==> flow/design.v <==
module processing_fsm(clock, reset, start_signal, size, done, 
                            buf_0_write_en, buf_1_write_en, error_buf_write_en,
                            buf_0_w_data, buf_1_w_data, error_mem_w_data,
                            buf_0_r_data, buf_1_r_data, error_mem_r_data,
                            buf_0_addr, buf_1_addr, error_mem_addr, buf_sel);
    input clock;
    input reset;
    input start_signal;
    input size;
    output reg done;
    output reg buf_0_write_en;
    output reg buf_1_write_en;
    output error_buf_write_en; 
    output reg [7:0] buf_0_w_data;
    output reg [7:0] buf_1_w_data;
    output [15:0] error_mem_w_data; 
    input  [7:0] buf_0_r_data;
    input  [7:0] buf_1_r_data;
    input  [15:0] error_mem_r_data; 
    output reg [15:0] buf_0_addr;
    output reg [15:0] buf_1_addr;
    output reg [15:0] error_mem_addr; 
    output reg buf_sel;
    assign error_buf_write_en = 1'b0;
    assign error_mem_w_data = 16'b0;
    parameter PIXEL_OFFSET = 1'b1, LINE_OFFSET = 9'd256, LINE_MAX = 8'd239, PIXELS_PER_LINE = 9'd256;
    parameter MAX_ADDRESS = 18'd61439;
    parameter
        WAIT              = 5'b00000,
        LOAD_MID_ERR      = 5'b00001,
        LOAD_BTM_ERR      = 5'b00010,
        CHECK_PACKET_ERR  = 5'b00011,
        NW_PIXEL          = 5'b00100,
        NORTH_PIXEL       = 5'b00101,
        NE_PIXEL          = 5'b00110,
        WEST_PIXEL        = 5'b00111,
        EAST_PIXEL        = 5'b01000,
        SW_PIXEL          = 5'b01001,
        SOUTH_PIXEL       = 5'b01010,
        SE_PIXEL          = 5'b01011,
        MEM_WAIT_1        = 5'b01100,
        MEM_WAIT_2        = 5'b01101,
        MEM_WAIT_3        = 5'b01110,
        SUM               = 5'b01111,
        WRITE_RESULT      = 5'b10000,
        DONE              = 5'b10001;
    reg [7:0] nw_pixel;
    reg [7:0] n_pixel;
    reg [7:0] ne_pixel;
    reg [7:0] w_pixel;
    reg [7:0] e_pixel;
    reg [7:0] sw_pixel;
    reg [7:0] s_pixel;
    reg [7:0] se_pixel;
    reg init;
    reg [15:0] pixel_address;
    reg [10:0] sum; 
    reg [15:0] err_buf_top;
    reg [15:0] err_buf_mid;
    reg [15:0] err_buf_btm;
    reg [1:0] channel_count;
    reg [5:0] pixel_count;
    reg [3:0] packet_count;
    reg [7:0] line_count;
    wire [5:0] pixel_max;
    wire [3:0] packet_max;
    reg at_top;
    reg at_bottom;
    reg at_left;
    reg at_right;
    reg error_line_offset_w;
    reg error_line_offset_e;
    reg [4:0] state;
    reg from_buf_ne;
    reg from_buf_n;
    reg from_buf_nw;
    reg from_buf_w;
    reg from_buf_e;
    reg from_buf_sw;
    reg from_buf_s;
    reg from_buf_se;
    wire [4:0] packet_w = {1'b0, packet_count} - error_line_offset_w;
    wire [4:0] packet_e = {1'b0, packet_count} + error_line_offset_e;
    wire top_err_w = packet_w[4] ? 1'b0 : err_buf_top[4'd15 - packet_w[3:0]];
    wire btm_err_w = packet_w[4] ? 1'b0 : err_buf_btm[4'd15 - packet_w[3:0]];
    wire btm_err_e = packet_e[4] ? 1'b0 : err_buf_btm[4'd15 - packet_e[3:0]];
    assign pixel_max =  (size == 2'b10) ? 63 :
                        (size == 2'b01) ? 31 :
                                          15 ;
    assign packet_max = (size == 2'b10) ? 3 :
                        (size == 2'b01) ? 7 :
                                         15 ;
    always @(posedge clock, negedge reset) begin
        if(!reset) begin
            at_top <= 0;
            at_bottom <= 0;
            at_left <= 0;
            at_right <= 0;
        end
        else begin
            case(state)
                CHECK_PACKET_ERR: begin
                    if (line_count == 0) begin
                        at_top <= 1'b1;
                        at_bottom <= 1'b0;
                    end
                    else if (line_count == 239) begin
                        at_top <= 1'b0;
                        at_bottom <= 1'b1;
                    end
                    else begin 
                        at_top <= 1'b0;
                        at_bottom <= 1'b0;
                    end
                    if (pixel_count == 0 && packet_count == 0) begin
                        at_left <= 1'b1; 
                        at_right <= 1'b0;
                    end 
                    else if (pixel_count == pixel_max && packet_count == packet_max) begin
                        at_left <= 1'b0; 
                        at_right <= 1'b1;
                    end
                    else begin
                        at_left <= 1'b0; 
                        at_right <= 1'b0;
                    end
                end
                default: begin
                    at_top <= at_top;
                    at_bottom <= at_bottom;
                    at_left <= at_left;
                    at_right <= at_right;
                end
            endcase
        end 
    end
    always @(posedge clock, negedge reset) begin
        if(!reset) begin
            error_line_offset_w <= 1'b0;
            error_line_offset_e <= 1'b0;
        end
        else begin
            case(state)
                CHECK_PACKET_ERR: begin
                    if (err_buf_mid[15-packet_count] == 1) begin
                        if (pixel_count == 0) begin
                            error_line_offset_w <= 1'b1;
                            error_line_offset_e <= 1'b0;
                        end
                        else if (pixel_count == pixel_max) begin
                            error_line_offset_e <= 1'b1;
                            error_line_offset_w <= 1'b0;
                        end
                        else begin
                            error_line_offset_w <= 1'b0;
                            error_line_offset_e <= 1'b0;
                        end
                    end
                    else begin
                        error_line_offset_w <= 1'b0;
                        error_line_offset_e <= 1'b0;
                    end
                end
                default: begin
                    error_line_offset_w <= error_line_offset_w;
                    error_line_offset_e <= error_line_offset_e;
                end
            endcase
        end
    end
    always @(posedge clock, negedge reset) begin
        if(!reset) begin
            pixel_address <= 0;
        end
        else begin
            case(state)
                WAIT: begin
                    pixel_address <= 0;
                end
                CHECK_PACKET_ERR: begin
                    pixel_address <= line_count * PIXELS_PER_LINE + 
                                     packet_count * (pixel_max + 1) + 
                                     pixel_count;
                end
                default: begin
                    pixel_address <= pixel_address;
                end
            endcase
        end 
    end
    always @(posedge clock, negedge reset) begin
        if(!reset) begin
            nw_pixel <= 0;
            n_pixel <= 0;
            ne_pixel <= 0;
            w_pixel <= 0;
            e_pixel <= 0;
            sw_pixel <= 0;
            s_pixel <= 0;
            se_pixel <= 0;
        end
        else begin
            case(state)
                WEST_PIXEL: begin
                    if (from_buf_nw) begin
                        nw_pixel <= buf_1_r_data;
                    end
                    else begin
                        nw_pixel <= buf_0_r_data;
                    end
                end
                EAST_PIXEL: begin
                    if (from_buf_n) begin
                        n_pixel <= buf_1_r_data;
                    end
                    else begin
                        n_pixel <= buf_0_r_data;
                    end
                end
                SW_PIXEL: begin
                    if (from_buf_ne) begin
                        ne_pixel <= buf_1_r_data;
                    end
                    else begin
                        ne_pixel <= buf_0_r_data;
                    end
                end
                SOUTH_PIXEL: begin
                    if (from_buf_w) begin
                        w_pixel <= buf_1_r_data;
                    end
                    else begin
                        w_pixel <= buf_0_r_data;
                    end
                end
                SE_PIXEL: begin
                    if (from_buf_e) begin
                        e_pixel <= buf_1_r_data;
                    end
                    else begin
                        e_pixel <= buf_0_r_data;
                    end
                end
                MEM_WAIT_1: begin
                    if (from_buf_sw) begin
                        sw_pixel <= buf_1_r_data;
                    end
                    else begin
                        sw_pixel <= buf_0_r_data;
                    end
                end
                MEM_WAIT_2: begin
                    if (from_buf_s) begin
                        s_pixel <= buf_1_r_data;
                    end
                    else begin
                        s_pixel <= buf_0_r_data;
                    end
                end
                MEM_WAIT_3: begin
                    if (from_buf_se) begin
                        se_pixel <= buf_1_r_data;
                    end
                    else begin
                        se_pixel <= buf_0_r_data;
                    end
                end
                default: begin
                    nw_pixel <= nw_pixel;
                    n_pixel <= n_pixel;
                    ne_pixel <= ne_pixel;
                    w_pixel <= w_pixel;
                    e_pixel <= e_pixel;
                    sw_pixel <= sw_pixel;
                    s_pixel <= s_pixel;
                    se_pixel <= se_pixel;
                end
            endcase
        end
    end
    always @(posedge clock, negedge reset) begin
        if(!reset) begin
            sum <= 0;
        end
        else begin
            case(state)
                SUM: begin
                    if (at_top && at_left) begin
                        sum <= (e_pixel + e_pixel + se_pixel + se_pixel + s_pixel + s_pixel + e_pixel + s_pixel) >> 3;
                    end
                    else if (at_top && at_right) begin
                        sum <= (w_pixel + w_pixel + sw_pixel + sw_pixel + s_pixel + s_pixel + w_pixel + s_pixel) >> 3;
                    end
                    else if (at_top) begin
                        sum <= (w_pixel + w_pixel + sw_pixel + s_pixel + s_pixel + se_pixel + e_pixel + e_pixel) >> 3;
                    end
                    else if (at_bottom && at_left) begin
                        sum <= (n_pixel + n_pixel + ne_pixel + ne_pixel + e_pixel + e_pixel + n_pixel + e_pixel) >> 3;
                    end
                    else if (at_bottom && at_right) begin
                        sum <= (w_pixel + w_pixel + nw_pixel + nw_pixel + n_pixel + n_pixel + w_pixel + n_pixel) >> 3;
                    end
                    else if (at_left) begin
                        sum <= (n_pixel + n_pixel + ne_pixel + e_pixel + e_pixel + se_pixel + s_pixel + s_pixel) >> 3;
                    end
                    else if (at_right) begin
                        sum <= (n_pixel + n_pixel + nw_pixel + w_pixel + w_pixel + sw_pixel + s_pixel + s_pixel) >> 3;
                    end
                    else if (at_bottom) begin
                        sum <= (w_pixel + nw_pixel + n_pixel + ne_pixel + e_pixel + w_pixel + n_pixel + e_pixel) >> 3; 
                    end
                    else begin
                        sum <= (nw_pixel + n_pixel + ne_pixel + w_pixel + e_pixel + sw_pixel + s_pixel + se_pixel) >> 3; 
                    end
                end
                default: begin
                    sum <= sum;
                end
            endcase
        end
    end
    always @(posedge clock, negedge reset) begin
        if(!reset) begin
            line_count <= 0;
            packet_count <= 0;
            pixel_count <= 0;
        end
        else begin
            case(state)
                WAIT: begin
                    pixel_count <= 0;
                    packet_count <= 0;
                    line_count <= 0;
                end
                CHECK_PACKET_ERR: begin
                    if(err_buf_mid[15-packet_count] == 1) begin
                        pixel_count <= pixel_count;
                        packet_count <= packet_count;
                        line_count <= line_count;
                    end
                    else begin
                        if (packet_count == packet_max) begin
                            if (line_count == LINE_MAX) begin
                                pixel_count <= 0;
                                packet_count <= 0;
                                line_count <= 0;
                            end
                            else begin
                                pixel_count <= 0;
                                packet_count <= 0;
                                line_count <= line_count + 1;
                            end
                        end
                        else begin
                            pixel_count <= 0;
                            packet_count <= packet_count + 1;
                            line_count <= line_count;
                        end
                    end
                end
                WRITE_RESULT: begin
                        if (pixel_count == pixel_max) begin
                            pixel_count <= 0;
                            if (packet_count == packet_max) begin
                                packet_count <= 0;
                                if(line_count == LINE_MAX) begin
                                    line_count <= 0;
                                end
                                else begin
                                    line_count <= line_count + 1;
                                end
                            end
                            else begin
                                packet_count <= packet_count + 1;
                                line_count <= line_count;
                            end
                        end
                        else begin
                            pixel_count <= pixel_count + 1;
                            packet_count <= packet_count;
                            line_count <= line_count;
                        end
                    end
                DONE: begin
                    line_count <= 0;
                    packet_count <= 0;
                    pixel_count <= 0;
                end
                default: begin
                    line_count <= line_count;
                    packet_count <= packet_count;
                    pixel_count <= pixel_count;
                end
            endcase
        end
    end
    always @(posedge clock, negedge reset)
    begin
        if(!reset) begin
            buf_0_w_data <= 0;
            buf_0_write_en <= 0;
            buf_1_w_data <= 0;
            buf_1_write_en <= 0;
        end
        else begin
            case(state)
                WRITE_RESULT: begin
                    if (buf_sel) begin
                        buf_1_w_data <= sum;
                        buf_1_write_en <= 1;
                    end
                    else begin
                        buf_0_w_data <= sum;
                        buf_0_write_en <= 1;
                    end
                end
                default: begin
                    buf_0_w_data <= buf_0_w_data;
                    buf_0_write_en <= 0;
                    buf_1_w_data <= buf_1_w_data;
                    buf_1_write_en <= 0;
                end
            endcase
        end
    end
    always @(posedge clock, negedge reset) begin
        if(!reset) begin
            buf_sel <= 0;
            done <= 0;
        end
        else begin
            case(state)
                DONE: begin
                    buf_sel <= ~buf_sel;
                    done <= 1;
                end
                default: begin
                    buf_sel <= buf_sel;
                    done <= 0;
                end
            endcase
        end
    end
    always @(posedge clock, negedge reset) begin
        if(!reset) begin
            buf_0_addr <= 16'b0;
            buf_1_addr <= 16'b0;
            from_buf_nw <= 1'b0;
            from_buf_n <= 1'b0;
            from_buf_ne <= 1'b0;
            from_buf_w <= 1'b0;
            from_buf_e <= 1'b0;
            from_buf_sw <= 1'b0;
            from_buf_s <= 1'b0;
            from_buf_se <= 1'b0;
        end
        else begin
            case(state)
                NW_PIXEL: begin
                    if (buf_sel == 0) begin
                        if (top_err_w) begin
                            buf_0_addr <= buf_0_addr;
                            buf_1_addr <= pixel_address - PIXEL_OFFSET - LINE_OFFSET;
                            from_buf_nw <= 1'b1;
                        end 
                        else begin
                            buf_0_addr <= pixel_address - PIXEL_OFFSET - LINE_OFFSET;
                            buf_1_addr <= buf_1_addr;
                            from_buf_nw <= 1'b0;
                        end
                    end
                    else begin
                        if (top_err_w) begin
                            buf_0_addr <= pixel_address - PIXEL_OFFSET - LINE_OFFSET;
                            buf_1_addr <= buf_1_addr;
                            from_buf_nw <= 1'b0;
                        end 
                        else begin
                            buf_1_addr <= pixel_address - PIXEL_OFFSET - LINE_OFFSET;
                            buf_0_addr <= buf_0_addr;
                            from_buf_nw <= 1'b1;
                        end
                    end
                end
                NORTH_PIXEL: begin
                    if (buf_sel == 0) begin
                        if (err_buf_top[15-packet_count]) begin
                            buf_1_addr <= pixel_address - LINE_OFFSET;
                            buf_0_addr <= buf_0_addr;
                            from_buf_n <= 1'b1;
                        end 
                        else begin
                            buf_0_addr <= pixel_address - LINE_OFFSET;
                            buf_1_addr <= buf_1_addr;
                            from_buf_n <= 1'b0;
                        end
                    end
                    else begin
                        if (err_buf_top[15-packet_count]) begin
                            buf_0_addr <= pixel_address - LINE_OFFSET;
                            buf_1_addr <= buf_1_addr;
                            from_buf_n <= 1'b0;
                        end 
                        else begin
                            buf_1_addr <= pixel_address - LINE_OFFSET;
                            buf_0_addr <= buf_0_addr;
                            from_buf_n <= 1'b1;
                        end
                    end
                end
                NE_PIXEL: begin
                    if (buf_sel == 0) begin
                        if (top_err_w) begin
                            buf_1_addr <= pixel_address + PIXEL_OFFSET - LINE_OFFSET;
                            buf_0_addr <= buf_0_addr;
                            from_buf_ne <= 1'b1;
                        end 
                        else begin
                            buf_0_addr <= pixel_address + PIXEL_OFFSET - LINE_OFFSET;
                            buf_1_addr <= buf_1_addr;
                            from_buf_ne <= 1'b0;
                        end
                    end
                    else begin
                        if (top_err_w) begin
                            buf_0_addr <= pixel_address + PIXEL_OFFSET - LINE_OFFSET;
                            buf_1_addr <= buf_1_addr;
                            from_buf_ne <= 1'b0;
                        end 
                        else begin
                            buf_1_addr <= pixel_address + PIXEL_OFFSET - LINE_OFFSET;
                            buf_0_addr <= buf_0_addr;
                            from_buf_ne <= 1'b1;
                        end
                    end
                end
                WEST_PIXEL: begin
                    if (buf_sel == 0) begin
                        buf_1_addr <= pixel_address - PIXEL_OFFSET;
                        buf_0_addr <= buf_0_addr;
                        from_buf_w <= 1'b1;
                    end
                    else begin
                        buf_0_addr <= pixel_address - PIXEL_OFFSET;
                        buf_1_addr <= buf_1_addr;
                        from_buf_w <= 1'b0;
                    end
                end
                EAST_PIXEL: begin
                    if (buf_sel == 0) begin
                        buf_1_addr <= pixel_address + PIXEL_OFFSET;
                        buf_0_addr <= buf_1_addr;
                        from_buf_e <= 1'b1;
                    end
                    else begin
                        buf_0_addr <= pixel_address + PIXEL_OFFSET;
                        buf_1_addr <= buf_1_addr;
                        from_buf_e <= 1'b0;
                    end
                end
                SW_PIXEL: begin
                    if (buf_sel == 0) begin
                        if (btm_err_w) begin
                            buf_1_addr <= pixel_address - PIXEL_OFFSET + LINE_OFFSET;
                            buf_0_addr <= buf_0_addr;
                            from_buf_sw <= 1'b1;
                        end 
                        else begin
                            buf_0_addr <= pixel_address - PIXEL_OFFSET + LINE_OFFSET;
                            buf_1_addr <= buf_1_addr;
                            from_buf_sw <= 1'b0;
                        end
                    end
                    else begin
                        if (btm_err_w) begin
                            buf_0_addr <= pixel_address - PIXEL_OFFSET + LINE_OFFSET;
                            buf_1_addr <= buf_1_addr;
                            from_buf_sw <= 1'b0;
                        end 
                        else begin
                            buf_1_addr <= pixel_address - PIXEL_OFFSET + LINE_OFFSET;
                            buf_0_addr <= buf_0_addr;
                            from_buf_sw <= 1'b1;
                        end
                    end
                end
                SOUTH_PIXEL: begin
                    if (buf_sel == 0) begin
                        if (err_buf_btm[15-packet_count]) begin
                            buf_1_addr <= pixel_address + LINE_OFFSET;
                            buf_0_addr <= buf_0_addr;
                            from_buf_s <= 1'b1;
                        end 
                        else begin
                            buf_0_addr <= pixel_address + LINE_OFFSET;
                            buf_1_addr <= buf_1_addr;
                            from_buf_s <= 1'b0;
                        end
                    end
                    else begin
                        if (err_buf_btm[15-packet_count]) begin
                            buf_0_addr <= pixel_address + LINE_OFFSET;
                            buf_1_addr <= buf_1_addr;
                            from_buf_s <= 1'b0;
                        end 
                        else begin
                            buf_1_addr <= pixel_address + LINE_OFFSET;
                            buf_0_addr <= buf_0_addr;
                            from_buf_s <= 1'b1;
                        end
                    end
                end
                SE_PIXEL: begin
                    if (buf_sel == 0) begin
                        if (btm_err_e) begin
                            buf_1_addr <= pixel_address + PIXEL_OFFSET + LINE_OFFSET;
                            buf_0_addr <= buf_0_addr;
                            from_buf_se <= 1'b1;
                        end 
                        else begin
                            buf_0_addr <= pixel_address + PIXEL_OFFSET + LINE_OFFSET;
                            buf_1_addr <= buf_1_addr;
                            from_buf_se <= 1'b0;
                        end
                    end
                    else begin
                        if (btm_err_e) begin
                            buf_0_addr <= pixel_address + PIXEL_OFFSET + LINE_OFFSET;
                            buf_1_addr <= buf_1_addr;
                            from_buf_se <= 1'b0;
                        end 
                        else begin
                            buf_1_addr <= pixel_address + PIXEL_OFFSET + LINE_OFFSET;
                            buf_0_addr <= buf_0_addr;
                            from_buf_se <= 1'b1;
                        end
                    end
                end
                default: begin
                    buf_0_addr <= buf_0_addr;
                    buf_1_addr <= buf_1_addr;
                    from_buf_nw <= from_buf_nw;
                    from_buf_n <= from_buf_n;
                    from_buf_ne <= from_buf_ne;
                    from_buf_w <= from_buf_w;
                    from_buf_e <= from_buf_e;
                    from_buf_sw <= from_buf_sw;
                    from_buf_s <= from_buf_s;
                    from_buf_se <= from_buf_se;
                end
            endcase
        end
    end
    always @(posedge clock, negedge reset)
    begin
        if(!reset) begin
            init <= 1'b1;
            err_buf_top <= 16'b0;
            err_buf_mid <= 16'b0;
            err_buf_btm <= 16'b0;
            error_mem_addr <= 16'b0;
        end
        else begin
            case(state)
                WAIT: begin
                    init <= 1'b1;
                    err_buf_top <= 16'b0;
                    err_buf_mid <= error_mem_r_data;
                    err_buf_btm <= 16'b0;
                    if (start_signal) begin
                        error_mem_addr <= 16'b1;
                    end
                    else begin
                        error_mem_addr <= 16'b0;
                    end
                end
                LOAD_MID_ERR: begin
                    init <= 1'b1;
                    err_buf_top <= err_buf_top;
                    err_buf_mid <= err_buf_mid;
                    err_buf_btm <= err_buf_btm;
                    error_mem_addr <= 16'b01;
                end
                LOAD_BTM_ERR: begin
                    init <= 1'b0;
                    if (init == 1'b1) begin
                        err_buf_top <= err_buf_top;
                        err_buf_mid <= err_buf_mid;
                        err_buf_btm <= err_buf_btm;
                        error_mem_addr <= error_mem_addr;
                    end
                    else begin
                        err_buf_top <= err_buf_mid;
                        err_buf_mid <= err_buf_btm;
                        err_buf_btm <= err_buf_btm;
                        error_mem_addr <= error_mem_addr;
                    end
                end
                CHECK_PACKET_ERR: begin
                    err_buf_top <= err_buf_top;
                    err_buf_mid <= err_buf_mid;
                    err_buf_btm <= error_mem_r_data;
                    error_mem_addr <= line_count + 1'b1;
                end
                default: begin
                    err_buf_top <= err_buf_top;
                    err_buf_mid <= err_buf_mid;
                    err_buf_btm <= err_buf_btm;
                    error_mem_addr <= error_mem_addr;
                end
            endcase
        end
    end
    always @ (posedge clock, negedge reset) begin
        if(!reset) begin
            state <= WAIT;
        end
        else begin
            case(state)
                WAIT: begin
                    if(start_signal) begin
                        state <= LOAD_MID_ERR;
                    end
                    else begin
                        state <= WAIT;
                    end
                end
                LOAD_MID_ERR: begin
                    state <= LOAD_BTM_ERR;
                end
                LOAD_BTM_ERR: begin
                    state <= CHECK_PACKET_ERR;
                end
                CHECK_PACKET_ERR: begin
                    if (err_buf_mid[15-packet_count] == 1'b1) begin
                        state <= NW_PIXEL;
                    end
                    else begin
                        if (packet_count == packet_max) begin
                            if (line_count == LINE_MAX) begin
                                state <= DONE;
                            end
                            else begin
                                state <= LOAD_BTM_ERR;
                            end
                        end
                        else begin
                            state <= CHECK_PACKET_ERR;
                        end
                    end
                end
                NW_PIXEL: begin
                    state <= NORTH_PIXEL;
                end
                NORTH_PIXEL: begin
                    state <= NE_PIXEL;
                end
                NE_PIXEL: begin
                    state <= WEST_PIXEL;
                end
                WEST_PIXEL: begin
                    state <= EAST_PIXEL;
                end 
                EAST_PIXEL: begin
                    state <= SW_PIXEL;
                end
                SW_PIXEL: begin
                    state <= SOUTH_PIXEL;
                end
                SOUTH_PIXEL: begin
                    state <= SE_PIXEL;
                end
                SE_PIXEL: begin
                    state <= MEM_WAIT_1;
                end
                MEM_WAIT_1: begin
                    state <= MEM_WAIT_2;
                end
                MEM_WAIT_2: begin
                    state <= MEM_WAIT_3;
                end
                MEM_WAIT_3: begin
                    state <= SUM;
                end
                SUM: begin
                    state <= WRITE_RESULT;
                end
                WRITE_RESULT: begin
                    if (pixel_count == pixel_max) begin
                        if (packet_count == packet_max) begin
                            if(line_count == LINE_MAX) begin
                                state <= DONE;
                            end
                            else begin
                                state <= LOAD_BTM_ERR;
                            end
                        end
                        else begin
                            state <= CHECK_PACKET_ERR;
                        end
                    end
                    else begin
                        state <= CHECK_PACKET_ERR;
                    end
                end
                DONE: begin
                    state <= WAIT;
                end 
            endcase
        end
    end
endmodule
# == Step by step through the tools: processing_fsm ==
# What the tools print for processing_fsm, step after step.
# Lines are those of the file above, counted from 1.
# Operators: Yosys type, input widths -> output width; for muxes data width and select width s.
# Cell names lack the library's common part.
# A cell with -- has no value.
# setup
top,processing_fsm
clk_port,clock
library,sky130hd
corner,tt_025C_1v80

# == After elaboration ==
# Source: Yosys, flattened and elaborated, memories not mapped. Widths are those after wreduce. Registers that Yosys merges into a memory's read port (data or address) are not register bits. Print and check cells do not count.
# op_classes
mux,110
add_sub_neg,77
logic,1
n_mul,1
shifts,6
reduce_and_logical,26
equal,52
# op_table
op,count
$mux 16,30
$add 11x8->11,42
$pmux 16 s8,2
$mux 8,20
$pmux 16 s2,4
$pmux 5 s18,1
$ne 3x3->1 const B,24
$add 10x8->11,5
$add 9x8->10,5
$shiftx 16x4->1,3
$shiftx 16x5->1,3
$add 16x9->16 const B,3
$sub 16x9->16 const B,3
$pmux 16 s3,1
$add 8x8->9,5
$mul 4x6->10,1
$eq 5x4->1 const B,8
$mux 1,37
$mux 5,5
$pmux 8 s3,1
$eq 5x3->1 const B,4
$reduce_bool 18->1,1
$pmux 6 s3,1
$add 16x1->16 const B,1
$sub 16x1->16 const B,1
$add 16x10->16,1
$add 16x6->16,1
$ne 2x2->1 const B,8
# Not listed: further kinds 33, cells in them 52.
# bits
regBits,242
output_inout_bits,85
input_bits,36
word_cells,314

# == Longest topological paths ==
# Longest topological path by Yosys (ltp), each cell counted once; first at word level (registers and memories cut), then after technology mapping (sequential cells cut; the memories' decode and read muxes count).
# logic_depth
ltp_word,15
ABC_AREA,0
ltp_mapped,20
mapped_depth_nobuf,20

# == After synthesis ==
# Source: synth_stat.txt of the flow (Yosys; design flattened, memories mapped). It holds for the ABC_AREA given above (unset counts as 0); a run with the other value may have another netlist.
# synth_totals
mapped_cells,2352
buf_cells,152
seqArea_um2,6208.5
area_um2,23022.1
flip_flops,248
# types
cell,count,type_area_um2
dfrtp_1,246,6.16E+03
fa_1,207,4.14E+03
ha_1,139,1.74E+03
mux2i_1,114,1.14E+03
inv_1,294,1.1E+03
mux4_2,34,765.734
a21oi_1,148,740.71
xnor2_1,73,639.363
nand2_1,152,570.547
nor2_1,151,566.794
o21ai_0,102,510.49
mux2_2,45,506.736
xor2_1,55,481.712
clkbuf_1,89,334.07
a22o_1,32,280.269
buf_4,30,225.216
a21o_1,28,210.202
nand3_1,38,190.182
# Not listed: further types 68, cells in them 375.

# == Timing after synthesis ==
# Path of least setup slack by OpenSTA after synthesis, without wires, with an ideal clock, recovery checks aside; 20% of the period is set as input and as output delay. Where synthesis merged equal registers, the netlist keeps one of their names.
# synth_path
kind,flip-flop to flip-flop
from,register w_pixel[3]
to,register sum[3]
t_required_ps,6875
setup_slack_ps,1963
setup_time_ps,125
period_ps,7000
n_path_buf,0
t_first_pin_ps,0
stages,16
arrival_ps,4912
path_delay_ps,5037
period_less_setup_slack_ps,5037
# "path_delay_ps" is the arrival time less input delay plus setup time.
# "stages" counts driving pins, that of a launching flip-flop among them; a cell with two outputs on the path counts twice.
# "period_less_setup_slack_ps" is the clock period less the worst setup slack; recovery checks do not enter. This is arithmetic on one report: input and output delays are still those of the set period (20% each).
# Between the ends stands the longest chain of elaborated cells between them, by number of cells; it is not shown to be the way that was timed. Of several equally long chains one is given.
# Each line given opens the expression or statement behind the cell; cells for indexed reads and writes are added by Yosys, which also makes memories of some case tables.
# At most two assigning lines are given for a register; there are more.
# synth_between
path_cell_list,dfrtp_1 inv_1 fa_1 inv_1 fa_1 fa_1 inv_1 fa_1 inv_1 fa_1 a21o_1 a21oi_1 xnor2_1 mux4_2 mux4_2 mux2_2
elab_chain_len,15
cells_between,43
cone_classes,add/sub (35); mux (8)
# synth_lines
item,line,rtl
from (decl),50,reg [7:0] w_pixel;
from (assign),230,w_pixel <= buf_1_r_data;
from (assign),233,w_pixel <= buf_0_r_data;
$add 8x8->9,310,sum <= (w_pixel + nw_pixel + n_pixel + ne_pixel + e_pixel + w_pixel + n_pixel + e_pixel) >> 3;
$add 9x8->10,310,
$add 10x8->11,310,
$add 11x8->11 x4,310,
$mux 8,309,else if (at_bottom) begin
$mux 8,306,else if (at_right) begin
$mux 8,303,else if (at_left) begin
$mux 8,300,else if (at_bottom && at_right) begin
$mux 8,297,else if (at_bottom && at_left) begin
$mux 8,294,else if (at_top) begin
$mux 8,291,else if (at_top && at_right) begin
$mux 8,288,if (at_top && at_left) begin
to (assign),289,sum <= (e_pixel + e_pixel + se_pixel + se_pixel + s_pixel + s_pixel + e_pixel + s_pixel) >> 3;
to (assign),292,sum <= (w_pixel + w_pixel + sw_pixel + sw_pixel + s_pixel + s_pixel + w_pixel + s_pixel) >> 3;

# == Worst path after layout ==
# Path of least setup slack in the final report of flow run 1 (OpenROAD, finished layout, wires in). Where an end is a register, its clock arrival counts in the times.
# The path's times are printed in steps of 10 ps; the period is the one set.
# layout_path
kind,flip-flop to flip-flop
from,register sw_pixel[1]
to,register sum[3]
stages,16
arrival_ps,5440
t_first_pin_ps,600
n_path_buf,0
period_ps,5450
setup_time_ps,110
setup_slack_ps,490
t_required_ps,5930
# Between the ends stands the longest chain of elaborated cells between them, by number of cells; it is not shown to be the way that was timed. Of several equally long chains one is given.
# At most two assigning lines are given for a register; there are more.
# layout_between
path_cell_list,dfrtp_2 inv_1 fa_1 fa_1 inv_1 fa_1 inv_1 fa_1 nor2_2 fa_2 a21o_1 a21oi_4 xnor2_2 mux4_2 mux4_2 mux2_4
elab_chain_len,11
cells_between,25
cone_classes,add/sub (17); mux (8)
# layout_lines
item,line,rtl
from (decl),52,reg [7:0] sw_pixel;
from (assign),246,sw_pixel <= buf_1_r_data;
from (assign),249,sw_pixel <= buf_0_r_data;
$add 11x8->11 x3,313,sum <= (nw_pixel + n_pixel + ne_pixel + w_pixel + e_pixel + sw_pixel + s_pixel + se_pixel) >> 3;
$mux 8,309,else if (at_bottom) begin
$mux 8,306,else if (at_right) begin
$mux 8,303,else if (at_left) begin
$mux 8,300,else if (at_bottom && at_right) begin
$mux 8,297,else if (at_bottom && at_left) begin
$mux 8,294,else if (at_top) begin
$mux 8,291,else if (at_top && at_right) begin
$mux 8,288,if (at_top && at_left) begin
to (assign),289,sum <= (e_pixel + e_pixel + se_pixel + se_pixel + s_pixel + s_pixel + e_pixel + s_pixel) >> 3;
to (assign),292,sum <= (w_pixel + w_pixel + sw_pixel + sw_pixel + s_pixel + s_pixel + w_pixel + s_pixel) >> 3;

# Flow measurements of processing_fsm on sky130hd: 4 stored runs with different settings, listed in no order. Input and output delays are each 20% of the period that was set; the output load is 0.01 pF.
# "achievedPeriod_ps": clock period set for the run, less the worst setup slack. It is reckoned from that one timing run; input and output delays stay at 20% of the period that was set.
# A setting shown as n/a is not set for that run.
# A result given as n/a is not shown for that run.
stored run,CORE_MARGIN,CORE_UTILIZATION,GPL_TIMING_DRIVEN,MIN_ROUTING_LAYER,PLACE_DENSITY_LB_ADDON,SETUP_SLACK_MARGIN,TNS_END_PERCENT,period_ns,CAP_MARGIN,SLEW_MARGIN,CELL_PAD_IN_SITES_DETAIL_PLACEMENT,GPL_ROUTABILITY_DRIVEN,MAX_ROUTING_LAYER,final_cell_area_um2,timing.setup.ws_ps,timing.setup.tns_ps,die_area_um2,achievedPeriod_ps,synthesis_area_um2,final_hold_ws_ps
flow run 1,7,38,0,met2,0.09,0.51,10,5.45,20,20,n/a,n/a,n/a,26600.5,489,0,67672.8,4961,23022.1,370
flow run 2,3,62,0,met2,0.19,0.09,10,3.53,20,20,1,1,met5,n/a,n/a,n/a,n/a,n/a,n/a,n/a
flow run 3,2,40,n/a,n/a,n/a,n/a,n/a,3.06,20,20,n/a,n/a,n/a,29907.4,-1648,-17311,59489.6,4708,23022.1,485
flow run 4,2,33,n/a,n/a,n/a,n/a,n/a,5.51,20,20,n/a,n/a,n/a,26058.7,300,0,71893.7,5210,23022.1,495
# Flow run 2: did not finish, clock tree synthesis stopped with DPL-0033
